==> flow/design.v <==
`timescale 1ns/1ns
module cpx_multiply #(parameter xi_bits = 12,
		                  parameter xq_bits = 12,
		                  parameter yi_bits = 12,
		                  parameter yq_bits = 12,
		                  parameter i_bits = 24,
		                  parameter q_bits = 24
		                  )
   (input clk,
    input                      rst,
    input                      m_axis_tready,
    input                      m_axis_tvalid,
    input signed [xi_bits-1:0] xi,
    input signed [xq_bits-1:0] xq,
    input signed [yi_bits-1:0] yi,
    input signed [yq_bits-1:0] yq,
    output reg                 s_axis_tready,
    output signed [i_bits-1:0] i,
    output signed [q_bits-1:0] q,
    output reg                 s_axis_tvalid
    );
   reg [2:0]                   pipeline;
   reg signed [(xi_bits + yi_bits)-1:0] 	   i_sub;
   reg signed [(xi_bits + yi_bits)-1:0]      i_sub_out;
   reg signed [(xq_bits + yq_bits)-1:0]      q_add;
   reg signed [(xq_bits + yq_bits)-1:0]      q_add_out;
   reg signed [(xi_bits + yi_bits)-1:0]      xu;
   reg signed [(xi_bits + yi_bits)-1:0]      xu_out;
   reg signed [(xq_bits + yq_bits)-1:0]      yv;
   reg signed [(xq_bits + yq_bits)-1:0]      yv_out;
   reg signed [(xi_bits + yq_bits)-1:0]      xv;
   reg signed [(xi_bits + yq_bits)-1:0]      xv_out;
   reg signed [(xq_bits + yi_bits)-1:0]      yu;
   reg signed [(xq_bits + yi_bits)-1:0]      yu_out;
   assign i = i_sub_out[(xi_bits+yi_bits)-1: (xi_bits+yi_bits-i_bits)];
   assign q = q_add_out[(xq_bits+yq_bits)-1: (xq_bits+yq_bits-q_bits)];
   always @(posedge clk) begin
      if (rst) begin
         xu <= 'd0;
         yv <= 'd0;
         xv <= 'd0;
         yu <= 'd0;
      end else if (m_axis_tvalid & s_axis_tready) begin
         xu <= xi * yi;
         yv <= xq * yq;
         xv <= xi * yq;
         yu <= xq * yi;
      end else begin
         xu <= xu;
         yv <= yv;
         xv <= xv;
         yu <= yu;
      end  
   end
   always @(posedge clk) begin
      if (rst) begin
         xu_out <= 'd0;
         yv_out <= 'd0;
         xv_out <= 'd0;
         yu_out <= 'd0;
         i_sub <= 'd0;
         i_sub_out <= 'd0;
         q_add <= 'd0;
         q_add_out <= 'd0;
      end else if(m_axis_tready) begin
         xu_out <= xu;
         yv_out <= yv;
         xv_out <= xv;
         yu_out <= yu;
         i_sub <= xu_out - yv_out;
         i_sub_out <= i_sub;
         q_add <= xv_out + yu_out;
         q_add_out <= q_add;
      end  
      else begin
         xu_out <= xu_out;
         yv_out <= yv_out;
         xv_out <= xv_out;
         yu_out <= yu_out;
         i_sub <= i_sub;
         i_sub_out <= i_sub_out;
         q_add <= q_add;
         q_add_out <= q_add_out;
      end  
   end  
   always @(posedge clk) begin
      if (rst) begin
         pipeline <= 3'b0;
         s_axis_tvalid <= 1'b0;
      end else begin
         if(m_axis_tvalid & s_axis_tready) begin
            pipeline <= (pipeline << 1) | {2'b00, m_axis_tready};
         end else if (m_axis_tready) begin
            pipeline <= (pipeline << 1);
         end
         s_axis_tvalid <= pipeline[2];
      end
   end  
   always @(posedge clk) begin
      if (rst) begin
         s_axis_tready <= 1'b0;
      end else begin
         s_axis_tready <= m_axis_tready | ~pipeline[0];
      end
   end
endmodule  
`timescale 1ns/1ns
module dot_prod_pip #(parameter xi_bits = 12,
                      parameter xq_bits = 12,
                      parameter yi_bits = 12,
                      parameter yq_bits = 12,
                      parameter i_bits = 24,
                      parameter q_bits = 24,
                      parameter dot_length = 5,
                      parameter dot_length_counter_bits = 3,
                      parameter sum_i_bits = 24,
                      parameter sum_q_bits = 24
                      )
   (input clk,
    input                          rst,
    input                          m_axis_product_tready,
    input                          m_axis_x_tvalid,
    input [xi_bits - 1:0]          xi,
    input [xq_bits - 1:0]          xq,
    input                          m_axis_y_tvalid,
    input [yi_bits - 1:0]          yi,
    input [yq_bits - 1:0]          yq,
    output reg                     s_axis_product_tvalid,
    output reg signed [i_bits-1:0] i,
    output reg signed [q_bits-1:0] q
    );
   wire                            cpx_m_axis_tvalid;
   wire signed [xi_bits + yi_bits -1:0] mult_out_i;
   wire signed [xq_bits + yq_bits -1:0] mult_out_q;
   wire signed [sum_i_bits - 1:0]       mult_out_i_extended;
   wire signed [sum_q_bits - 1:0]       mult_out_q_extended;
   reg signed [sum_i_bits - 1:0]        sum_i;
   reg signed [sum_q_bits - 1:0]        sum_q;
   reg [dot_length_counter_bits:0]      dot_length_counter;
   wire [31:0]                          dot_length_counter_extended;
   wire                                 s_axis_cpx_tvalid;
   wire                                 s_axis_cpx_tready;
   assign cpx_m_axis_tvalid = m_axis_x_tvalid & m_axis_y_tvalid;
   assign mult_out_i_extended = { {(sum_i_bits - (xi_bits + yi_bits)){mult_out_i[xi_bits + yi_bits - 1]}}, mult_out_i};
   assign mult_out_q_extended = { {(sum_q_bits - (xq_bits + yq_bits)){mult_out_q[xq_bits + yq_bits - 1]}}, mult_out_q};
   assign dot_length_counter_extended = { {(31 - dot_length_counter_bits){dot_length_counter[dot_length_counter_bits]}}, dot_length_counter};
   cpx_multiply #(.xi_bits(xi_bits),
                  .xq_bits(xq_bits),
                  .yi_bits(yi_bits),
                  .yq_bits(yq_bits),
                  .i_bits(xi_bits + yi_bits),
                  .q_bits(xq_bits + yq_bits)) cpx_multiply_dot_pip(.clk(clk),
                                                                   .rst(rst),
                                                                   .m_axis_tready(m_axis_product_tready),
                                                                   .m_axis_tvalid(cpx_m_axis_tvalid),
                                                                   .xi(xi),
                                                                   .xq(xq),
                                                                   .yi(yi),
                                                                   .yq(yq),
                                                                   .i(mult_out_i),
                                                                   .q(mult_out_q),
                                                                   .s_axis_tready(s_axis_cpx_tready),
                                                                   .s_axis_tvalid(s_axis_cpx_tvalid));
   always @(posedge clk) begin
      if (rst) begin
         dot_length_counter <= -'d1;
         sum_i <= 'd0;
         sum_q <= 'd0;
      end
      else if (s_axis_cpx_tvalid && m_axis_product_tready) begin
         if (dot_length_counter_extended < (dot_length - 1)) begin
            dot_length_counter <= dot_length_counter + 1'b1;
            sum_i <= sum_i + mult_out_i_extended;
            sum_q <= sum_q + mult_out_q_extended;
         end
         else begin
            dot_length_counter <= 'd0;
            sum_i <= mult_out_i_extended;
            sum_q <= mult_out_q_extended;
         end  
      end  
      else if (m_axis_product_tready) begin
         if(dot_length_counter_extended == (dot_length - 1)) begin
            dot_length_counter <= 'd0;
            sum_i <= 'd0;
            sum_q <= 'd0;
         end
      end
   end  
   always @(posedge clk) begin
      if (rst) begin
         s_axis_product_tvalid <= 1'b0;
         i <= 'd0;
         q <= 'd0;
      end
      else if(dot_length_counter_extended == (dot_length - 1)) begin
         s_axis_product_tvalid <= 1'b1;
         i <= sum_i[sum_i_bits - 1:(sum_i_bits - i_bits)];
         q <= sum_q[sum_q_bits - 1:(sum_q_bits - q_bits)];
      end
      else begin
         s_axis_product_tvalid <= 1'b0;
         i <= i;
         q <= q;
      end
   end
endmodule  
`timescale 1ns/1ns
module arg_max #(parameter buffer_length = 10,
                 parameter index_bits = 4,
                 parameter out_max_bits = 4,
                 parameter i_bits = 12,
                 parameter q_bits = 12
                 )
   (input clk,
    input                           rst,
    input                           m_axis_tvalid,
    input signed [i_bits - 1:0]     xi,
    input signed [q_bits - 1:0]     xq,
    output reg                      s_axis_tready,
    input                           m_axis_tready,
    output reg [out_max_bits - 1:0] out_max,
    output reg [index_bits-1:0]     index,
    output reg                      s_axis_tvalid
    );
   reg signed [index_bits:0]        icounter;
   wire signed [31:0]               icounter_extended;
   reg [i_bits + i_bits - 2:0]      i_square;
   reg [q_bits + q_bits - 2:0]      q_square;
   reg [out_max_bits - 1:0]         argsum;
   reg                              sq_stage_valid;
   reg                              sum_stage_valid;
   reg                              cmp_stage_valid;
   wire                             result_collected;
   reg                              result_collected_buff;
   wire                             result_collected_cond;
   assign icounter_extended = { {(31 - index_bits){icounter[index_bits]}}, icounter};
   assign result_collected = s_axis_tvalid & m_axis_tready;
   assign result_collected_cond = result_collected | result_collected_buff;
   always @(posedge clk) begin
      if (rst) begin
         s_axis_tready <= 1'b0;
      end
      else if (icounter_extended < buffer_length) begin
         s_axis_tready <= 1'b1;
      end
      else if ((icounter_extended == buffer_length) | result_collected_cond) begin
         s_axis_tready <= 1'b1;
      end
      else begin
         s_axis_tready <= 1'b0;
      end
   end
   always @(posedge clk) begin
      if (rst) begin
         i_square <= 'd0;
         q_square <= 'd0;
         sq_stage_valid <= 1'b0;
      end
      else if (m_axis_tvalid & (s_axis_tready)) begin
         i_square <= xi * xi;
         q_square <= xq * xq;
         sq_stage_valid <= 1'b1;
      end else begin
         i_square <= i_square;
         q_square <= q_square;
         sq_stage_valid <= 1'b0;
      end
   end
   always @(posedge clk) begin
      if (rst) begin
         argsum <= 'd0;
         sum_stage_valid <= 1'b0;
      end
      else if (sq_stage_valid) begin
         argsum <= i_square + q_square;
         sum_stage_valid <= 1'b1;
      end
      else if ((icounter_extended == buffer_length -1) && !sq_stage_valid) begin
         argsum <= 'd0;
         sum_stage_valid <= 1'b0;
      end
      else begin
         argsum <= argsum;
         sum_stage_valid <= 1'b0;
      end
   end
   always @(posedge clk) begin
      if (rst) begin
         index <= 'd0;
         out_max <= 'd0;
         cmp_stage_valid <= 1'b0;
      end
      else if ((icounter_extended == 'd0) && !sum_stage_valid && result_collected_cond) begin
         index <= 'd0;
         out_max <= argsum;
         cmp_stage_valid <= 1'b0;
      end
      else if ((argsum > out_max) && sum_stage_valid) begin
         index <= icounter[index_bits - 1:0];
         out_max <= argsum;
         cmp_stage_valid <= 1'b1;
      end
      else if (sum_stage_valid) begin
         index <= index;
         out_max <= out_max;
         cmp_stage_valid <= 1'b1;
      end
      else begin
         index <= index;
         out_max <= out_max;
         cmp_stage_valid <= 1'b0;
      end
   end  
   always @(posedge clk) begin
      if (rst) begin
         icounter <= 'd0;
      end
      else if (icounter_extended < (buffer_length - 1)) begin
         if (sum_stage_valid) begin
            icounter <= icounter + 1'b1;
         end else begin
            icounter <= icounter;
         end
      end
      else if (icounter_extended == (buffer_length - 1)) begin
         icounter <= 'd0;
      end else begin
         icounter <= icounter;
      end
   end  
   always @(posedge clk) begin
      if (rst) begin
         result_collected_buff <= 1'b0;
         s_axis_tvalid <= 1'b0;
      end
      else begin
         result_collected_buff <= result_collected;
         if (result_collected_cond) begin
            s_axis_tvalid <= 1'b0;
         end
         else if (icounter_extended == (buffer_length - 1)) begin
            s_axis_tvalid <= 1'b1;
         end
         else begin
            s_axis_tvalid <= s_axis_tvalid;
         end
      end
   end
endmodule  
`timescale 1ns/1ns
module x_corr #(parameter xi_bits = 12,
                parameter xq_bits = 12,
                parameter yi_bits = 12,
                parameter yq_bits = 12,
                parameter i_bits = 31,
                parameter q_bits = 31,
                parameter length = 102,
                parameter length_counter_bits = 7,
                parameter out_max_bits = 62
                )
   (input clk,
    input                              rst,
    output                             s_axis_tready,
    input [xi_bits - 1:0]              xi,
    input [xq_bits - 1:0]              xq,
    input [yi_bits - 1:0]              yi,
    input [yq_bits - 1:0]              yq,
    input                              m_axis_tvalid,
    input                              m_axis_tready,
    output [out_max_bits - 1:0]        out_max,
    output [length_counter_bits - 1:0] index,
    output                             s_axis_tvalid
    );
   wire                                s_axis_product_tvalid;
   wire                                m_axis_x_tvalid;
   wire                                m_axis_y_tvalid;
   wire                                m_axis_product_tready;
   wire signed [31 - 1:0] i;
   wire signed [31 - 1:0] q;
   assign m_axis_x_tvalid = m_axis_tvalid;
   assign m_axis_y_tvalid = m_axis_tvalid;
   assign m_axis_product_tready = s_axis_tready;
   dot_prod_pip #(.xi_bits(12),
                  .xq_bits(12),
                  .yi_bits(12),
                  .yq_bits(12),
                  .i_bits(31),
                  .q_bits(31),
                  .dot_length(100),
                  .dot_length_counter_bits(7),
                  .sum_i_bits(31),
                  .sum_q_bits(31)
                  ) dp_x_corr (.clk(clk),
                               .rst(rst),
                               .m_axis_product_tready(m_axis_product_tready),
                               .m_axis_x_tvalid(m_axis_x_tvalid),
                               .xi(xi),
                               .xq(xq),
                               .m_axis_y_tvalid(m_axis_y_tvalid),
                               .yi(yi),
                               .yq(yq),
                               .s_axis_product_tvalid(s_axis_product_tvalid),
                               .i(i),
                               .q(q)
                               );
                                  arg_max #(.buffer_length(length),
                                            .index_bits(length_counter_bits),
                                            .out_max_bits(out_max_bits),
                                            .i_bits(31),
                                            .q_bits(31)) arg_max_xc(.clk(clk),
                                                                    .rst(rst),
                                                                    .m_axis_tvalid(s_axis_product_tvalid),
                                                                    .xi(i),
                                                                    .xq(q),
                                                                    .s_axis_tready(s_axis_tready),
                                                                    .m_axis_tready(m_axis_tready),
                                                                    .out_max(out_max),
                                                                    .index(index),
                                                                    .s_axis_tvalid(s_axis_tvalid)
                                                                    );
endmodule  
Step by step through the tools: x_corr --
Tool output for the design above, in the order of the flow. Line numbers count from 1 in the design file above. Operators carry their Yosys type and port widths (W data, S select, Z words). A cell with n/a has no value.
Set-up: top module x_corr, clock port clk, standard-cell library sky130hd, corner tt_025C_1v80

Word-level counts --
Source: Yosys, flattened and elaborated, memories not mapped. Widths are those after wreduce. Registers that Yosys merges into a memory's read port (data or address) are not register bits. Print and check cells do not count. Equal cells are merged and count once.
Storage and ports: output and inout port bits 71, elaborated cells 103, bits of input ports 52, register bits after elaboration 692
Operators by class: multiplexer cells 24, $mul 6, equality and inequality tests 4, add/subtract/negate cells 7, reduce/logical cells 18, bitwise logic cells 8, magnitude comparators 4
Operators with widths (number):
- $mul A31 B31 Y61 | 2
- $mul A12 B12 Y24 | 4
- $mux W62 | 4
- $mux W31 | 6
- $add A31 B24 Y31 | 2
- $add A61 B61 Y62 | 1
- $gt A62 B62 Y1 | 1
- $mux W8 | 7
- $lt A32 B7 Y1 const B | 1
- $eq A32 B7 Y1 const B | 1
- $logic_not A32 Y1 | 1
- $add A24 B24 Y24 | 1
- $sub A24 B24 Y24 | 1
- $add A8 B1 Y8 const B | 2
- $lt A8 B8 Y1 const B | 2
- $eq A8 B8 Y1 const B | 2
- $reduce_bool A2 Y1 | 6
- $mux W3 | 2
- $logic_and A1 B1 Y1 | 5
- $mux W1 | 5
- $reduce_and A2 Y1 | 2
- $reduce_or A2 Y1 | 2
- $and A1 B1 Y1 | 3
- $or A1 B1 Y1 | 3
- $or A3 B1 Y3 | 1
- $logic_not A1 Y1 | 2
- $ne A2 B1 Y1 const B | 1
- $not A1 Y1 | 1

Depth --
Depth = most cells in a row (Yosys ltp): at word level without a register or memory, in the mapped netlist without a sequential cell, where the memories' decode and read muxes count.
Depth: depth after elaboration 5, ABC_AREA 0, depth in mapped cells 33, mapped depth without buffers 30

Netlist --
Source: synth_stat.txt of the flow (Yosys; design flattened, memories mapped). It holds for the ABC_AREA given above (unset counts as 0); a run with the other value may have another netlist.
Mapped netlist: sequential part of the area 13813.2 sq um, flip-flop cells 690, synthesis area 115803.6 sq um, buffer cells 535, cell count 12822
Cells by type:
- sky130_fd_sc_hd__fa_1 | number 2420, total area 4.84E+04 sq um
- sky130_fd_sc_hd__dfxtp_1 | number 690, total area 1.38E+04 sq um
- sky130_fd_sc_hd__inv_1 | number 2922, total area 1.1E+04 sq um
- sky130_fd_sc_hd__ha_1 | number 821, total area 1.03E+04 sq um
- sky130_fd_sc_hd__nand2_1 | number 1529, total area 5.74E+03 sq um
- sky130_fd_sc_hd__and2_1 | number 555, total area 3472.08 sq um
- sky130_fd_sc_hd__a21oi_1 | number 556, total area 2.78E+03 sq um
- sky130_fd_sc_hd__nor2_1 | number 739, total area 2773.91 sq um
- sky130_fd_sc_hd__mux2i_1 | number 245, total area 2.45E+03 sq um
- sky130_fd_sc_hd__xnor2_1 | number 254, total area 2.22E+03 sq um
- sky130_fd_sc_hd__clkbuf_1 | number 502, total area 1.88E+03 sq um
- sky130_fd_sc_hd__a21o_1 | number 172, total area 1.29E+03 sq um
- sky130_fd_sc_hd__o21ai_0 | number 239, total area 1.2E+03 sq um
- sky130_fd_sc_hd__xor2_1 | number 119, total area 1042.25 sq um
- sky130_fd_sc_hd__nand2b_1 | number 89, total area 556.784 sq um
- sky130_fd_sc_hd__a211oi_1 | number 59, total area 442.925 sq um
- sky130_fd_sc_hd__nand3_1 | number 88, total area 440.422 sq um
- sky130_fd_sc_hd__o21a_1 | number 54, total area 405.389 sq um
Other cell types: 82; their cells: 769. The figures by module come from a second, unflattened synthesis with its own total; it is not the netlist above.
Second synthesis, totals: cell total of the unflattened synthesis 13057, area (unflattened synthesis) 117006.0 sq um
Each row is one instance without its submodules.
By module:
- arg_max | cells 8157, sequential area 5285.1 sq um, area 74744.2 sq um, times used 1
- cpx_multiply | cells 3869, sequential area 5865.6 sq um, area 34090.2 sq um, times used 1
- dot_prod_pip | cells 1031, sequential area 2662.6 sq um, area 8171.6 sq um, times used 1
- x_corr | cells 0, sequential area 0.0 sq um, area 0.0 sq um, times used 1

Worst setup path after synthesis --
Path of least setup slack by OpenSTA after synthesis, without wires, with an ideal clock, recovery checks aside; 20% of the period is set as input and as output delay. Where synthesis merged equal registers, the netlist keeps one of their names.
Timing path after synthesis: path kind register -> register, start register dp_x_corr.q[30], end register arg_max_xc.q_square[60], time at the first pin 0.000 ns, arrival time 8.334 ns, stages 32, path buffers 3, delay of the path 8.437 ns, period 10.0 ns, path slack 1.562 ns, library setup time 0.103 ns, period reached after synthesis 8.438 ns
"delay of the path" = arrival - input delay + setup time. "stages": output pins that drive a net of the path, with the launching flip-flop's if there is one; two outputs of one cell count as two. "period reached after synthesis" is the clock period less the worst setup slack; recovery checks do not enter. This is arithmetic on one report: input and output delays are still those of the set period (20% each). Between the ends stands the longest chain of elaborated cells between them, by number of cells; it is not shown to be the way that was timed. Of several equally long chains one is given. Each line given opens the expression or statement behind the cell; cells for indexed reads and writes are added by Yosys, which also makes memories of some case tables. At most two assigning lines are given for a register; there are more.
On the way, after synthesis: cell sequence sky130_fd_sc_hd__dfxtp_1 -> sky130_fd_sc_hd__clkbuf_1 -> sky130_fd_sc_hd__clkinv_1 -> sky130_fd_sc_hd__clkbuf_1 -> sky130_fd_sc_hd__nor2_1 -> sky130_fd_sc_hd__fa_1 -> sky130_fd_sc_hd__inv_1 -> sky130_fd_sc_hd__fa_1 -> sky130_fd_sc_hd__inv_1 -> sky130_fd_sc_hd__fa_1 -> sky130_fd_sc_hd__inv_1 -> sky130_fd_sc_hd__fa_1 -> sky130_fd_sc_hd__inv_1 -> sky130_fd_sc_hd__fa_1 -> sky130_fd_sc_hd__fa_1 -> sky130_fd_sc_hd__inv_1 -> sky130_fd_sc_hd__fa_1 -> sky130_fd_sc_hd__fa_1 -> sky130_fd_sc_hd__inv_1 -> sky130_fd_sc_hd__ha_1 -> sky130_fd_sc_hd__clkbuf_1 -> sky130_fd_sc_hd__a21oi_1 -> sky130_fd_sc_hd__o21ai_0 -> sky130_fd_sc_hd__or2_2 -> sky130_fd_sc_hd__o22ai_1 -> sky130_fd_sc_hd__nor2_1 -> sky130_fd_sc_hd__a22oi_2 -> sky130_fd_sc_hd__nand2_2 -> sky130_fd_sc_hd__o41ai_4 -> sky130_fd_sc_hd__o311a_2 -> sky130_fd_sc_hd__nor2_1 -> sky130_fd_sc_hd__a2111oi_2, length of the longest elaborated chain 1, elaborated cells on any way between the ends 1
RTL lines, path after synthesis:
- start, declared | line 130 | output reg signed [q_bits-1:0] q
- start, assigned | line 199 | q <= sum_q[sum_q_bits - 1:(sum_q_bits - q_bits)];
- start, assigned | line 204 | q <= q;
- $mul A31 B31 Y61 | line 262 | q_square <= xq * xq;
- end, assigned | line 262
- end, assigned | line 266 | q_square <= q_square;
- end, declared | line 229 | reg [q_bits + q_bits - 2:0]      q_square;

Timing after layout --
From the final timing report of run 2: the path of least setup slack in the routed layout; clock arrival at registers is part of the times.
Timing path post-layout: path kind register -> register, start register dp_x_corr.q[25], end register arg_max_xc.q_square[60], path buffers 3, time at the first pin 0.65 ns, arrival time 10.39 ns, period 9.79 ns, path slack -0.05 ns, stages 29, library setup time 0.10 ns
Between the ends stands the longest chain of elaborated cells between them, by number of cells; it is not shown to be the way that was timed. Of several equally long chains one is given. At most two assigning lines are given for a register; there are more.
On the way, post-layout: cell sequence sky130_fd_sc_hd__dfxtp_1 -> sky130_fd_sc_hd__clkbuf_2 -> sky130_fd_sc_hd__clkbuf_1 -> sky130_fd_sc_hd__nand2_1 -> sky130_fd_sc_hd__fa_1 -> sky130_fd_sc_hd__inv_1 -> sky130_fd_sc_hd__fa_1 -> sky130_fd_sc_hd__inv_1 -> sky130_fd_sc_hd__fa_1 -> sky130_fd_sc_hd__fa_1 -> sky130_fd_sc_hd__inv_1 -> sky130_fd_sc_hd__fa_1 -> sky130_fd_sc_hd__fa_1 -> sky130_fd_sc_hd__fa_1 -> sky130_fd_sc_hd__inv_1 -> sky130_fd_sc_hd__fa_1 -> sky130_fd_sc_hd__inv_1 -> sky130_fd_sc_hd__ha_1 -> sky130_fd_sc_hd__clkbuf_1 -> sky130_fd_sc_hd__nand3_1 -> sky130_fd_sc_hd__nor2_1 -> sky130_fd_sc_hd__a21oi_1 -> sky130_fd_sc_hd__a21oi_1 -> sky130_fd_sc_hd__or3_1 -> sky130_fd_sc_hd__a22oi_2 -> sky130_fd_sc_hd__nand2_2 -> sky130_fd_sc_hd__o41ai_4 -> sky130_fd_sc_hd__o311a_2 -> sky130_fd_sc_hd__a2111oi_2, length of the longest elaborated chain 1, elaborated cells on any way between the ends 1
RTL lines, path post-layout:
- start, declared | line 130 | output reg signed [q_bits-1:0] q
- start, assigned | line 199 | q <= sum_q[sum_q_bits - 1:(sum_q_bits - q_bits)];
- start, assigned | line 204 | q <= q;
- $mul A31 B31 Y61 | line 262 | q_square <= xq * xq;
- end, assigned | line 262
- end, assigned | line 266 | q_square <= q_square;
- end, declared | line 229 | reg [q_bits + q_bits - 2:0]      q_square;

Memo
Re: implementation data of x_corr

Below are 5 stored runs of the flow (Yosys, OpenROAD; platform sky130hd) on x_corr, each with its settings and what was measured, unordered. Constraints: input delay and output delay 20% of the set period each, output load 0.01 pF.
"period achieved": clock period set for the run, less the worst setup slack. It is reckoned from that one timing run; input and output delays stay at 20% of the period that was set.
"worst path time" = time allowed to the worst setup path (clock period - input delay - output delay, where it has them) - its slack; a late launch clock adds to it, a late capture clock takes from it.
By "total design power" is meant OpenSTA's value without simulated activity: inputs other than the clock are taken to toggle once in ten clock periods, and the tool carries that through the logic.

* Run 1 | settings: ABC_AREA 1; CELL_PAD_IN_SITES_DETAIL_PLACEMENT 1; CELL_PAD_IN_SITES_GLOBAL_PLACEMENT 3; CORE_MARGIN 3; CORE_UTILIZATION 46; CTS_CLUSTER_DIAMETER 109; CTS_CLUSTER_SIZE 26; GPL_ROUTABILITY_DRIVEN 1; GPL_TIMING_DRIVEN 0; HOLD_SLACK_MARGIN 0.02; MIN_ROUTING_LAYER met2; PLACE_DENSITY_LB_ADDON 0.22; SLEW_MARGIN 15; TNS_END_PERCENT 45; period_ns 15.8; CAP_MARGIN 20 | incomplete, placement halted on FLW-0024
* Run 2 | settings: ABC_AREA 0; CELL_PAD_IN_SITES_DETAIL_PLACEMENT 0; CELL_PAD_IN_SITES_GLOBAL_PLACEMENT 3; CORE_ASPECT_RATIO 1.6; CORE_UTILIZATION 44; CTS_CLUSTER_DIAMETER 97; CTS_CLUSTER_SIZE 14; GPL_ROUTABILITY_DRIVEN 0; GPL_TIMING_DRIVEN 0; PLACE_DENSITY_LB_ADDON 0.24; SLEW_MARGIN 5; TNS_END_PERCENT 10; period_ns 9.79; CAP_MARGIN 20; CORE_MARGIN 2 | results: chip area after synthesis (Yosys) 115803.6 sq um; die footprint 267425.0 sq um; standard-cell area after layout 123624.0 sq um; utilization 47.1 %; lowest setup slack -0.047 ns; setup TNS -0.073 ns; worst hold slack 0.424 ns; total design power 15.572 mW; period achieved 9.837 ns; worst path time 9.84 ns; class of the worst setup path register -> register
* Run 3 | settings: CELL_PAD_IN_SITES_DETAIL_PLACEMENT 0; CORE_MARGIN 3; CORE_UTILIZATION 46; CTS_CLUSTER_DIAMETER 109; CTS_CLUSTER_SIZE 35; GPL_ROUTABILITY_DRIVEN 1; MIN_ROUTING_LAYER met2; SETUP_SLACK_MARGIN 1.81; period_ns 15.8; CAP_MARGIN 20; SLEW_MARGIN 20 | results: chip area after synthesis (Yosys) 115803.6 sq um; die footprint 257805.0 sq um; standard-cell area after layout 121882.0 sq um; utilization 48.8 %; lowest setup slack 5.989 ns; setup TNS 0.000 ns; worst hold slack 0.440 ns; total design power 8.962 mW; period achieved 9.811 ns; worst path time 9.81 ns; class of the worst setup path register -> register
* Run 4 | settings: ABC_AREA 0; CELL_PAD_IN_SITES_DETAIL_PLACEMENT 1; CORE_MARGIN 3; CORE_UTILIZATION 46; CTS_CLUSTER_DIAMETER 109; CTS_CLUSTER_SIZE 61; GPL_ROUTABILITY_DRIVEN 1; GPL_TIMING_DRIVEN 0; HOLD_SLACK_MARGIN 0.02; MIN_ROUTING_LAYER met1; PLACE_DENSITY_LB_ADDON 0.13; SETUP_SLACK_MARGIN 1.81; SLEW_MARGIN 15; TNS_END_PERCENT 45; period_ns 15.8; CAP_MARGIN 20 | results: chip area after synthesis (Yosys) 115803.6 sq um; die footprint 257805.0 sq um; standard-cell area after layout 122834.0 sq um; utilization 49.2 %; lowest setup slack 3.809 ns; setup TNS 0.000 ns; worst hold slack 0.441 ns; total design power 9.554 mW; period achieved 11.991 ns; worst path time 11.99 ns; class of the worst setup path register -> register
* Run 5 | settings: CELL_PAD_IN_SITES_DETAIL_PLACEMENT 2; CORE_UTILIZATION 40; CTS_CLUSTER_DIAMETER 97; PLACE_DENSITY_LB_ADDON 0.24; TNS_END_PERCENT 10; period_ns 9.79; CAP_MARGIN 20; CORE_MARGIN 2; SLEW_MARGIN 20 | results: chip area after synthesis (Yosys) 115803.6 sq um; die footprint 293829.0 sq um; standard-cell area after layout 125264.0 sq um; utilization 43.5 %; lowest setup slack -1.718 ns; setup TNS -55.085 ns; worst hold slack 0.467 ns; total design power 18.678 mW; period achieved 11.508 ns; worst path time 11.51 ns; class of the worst setup path register -> register
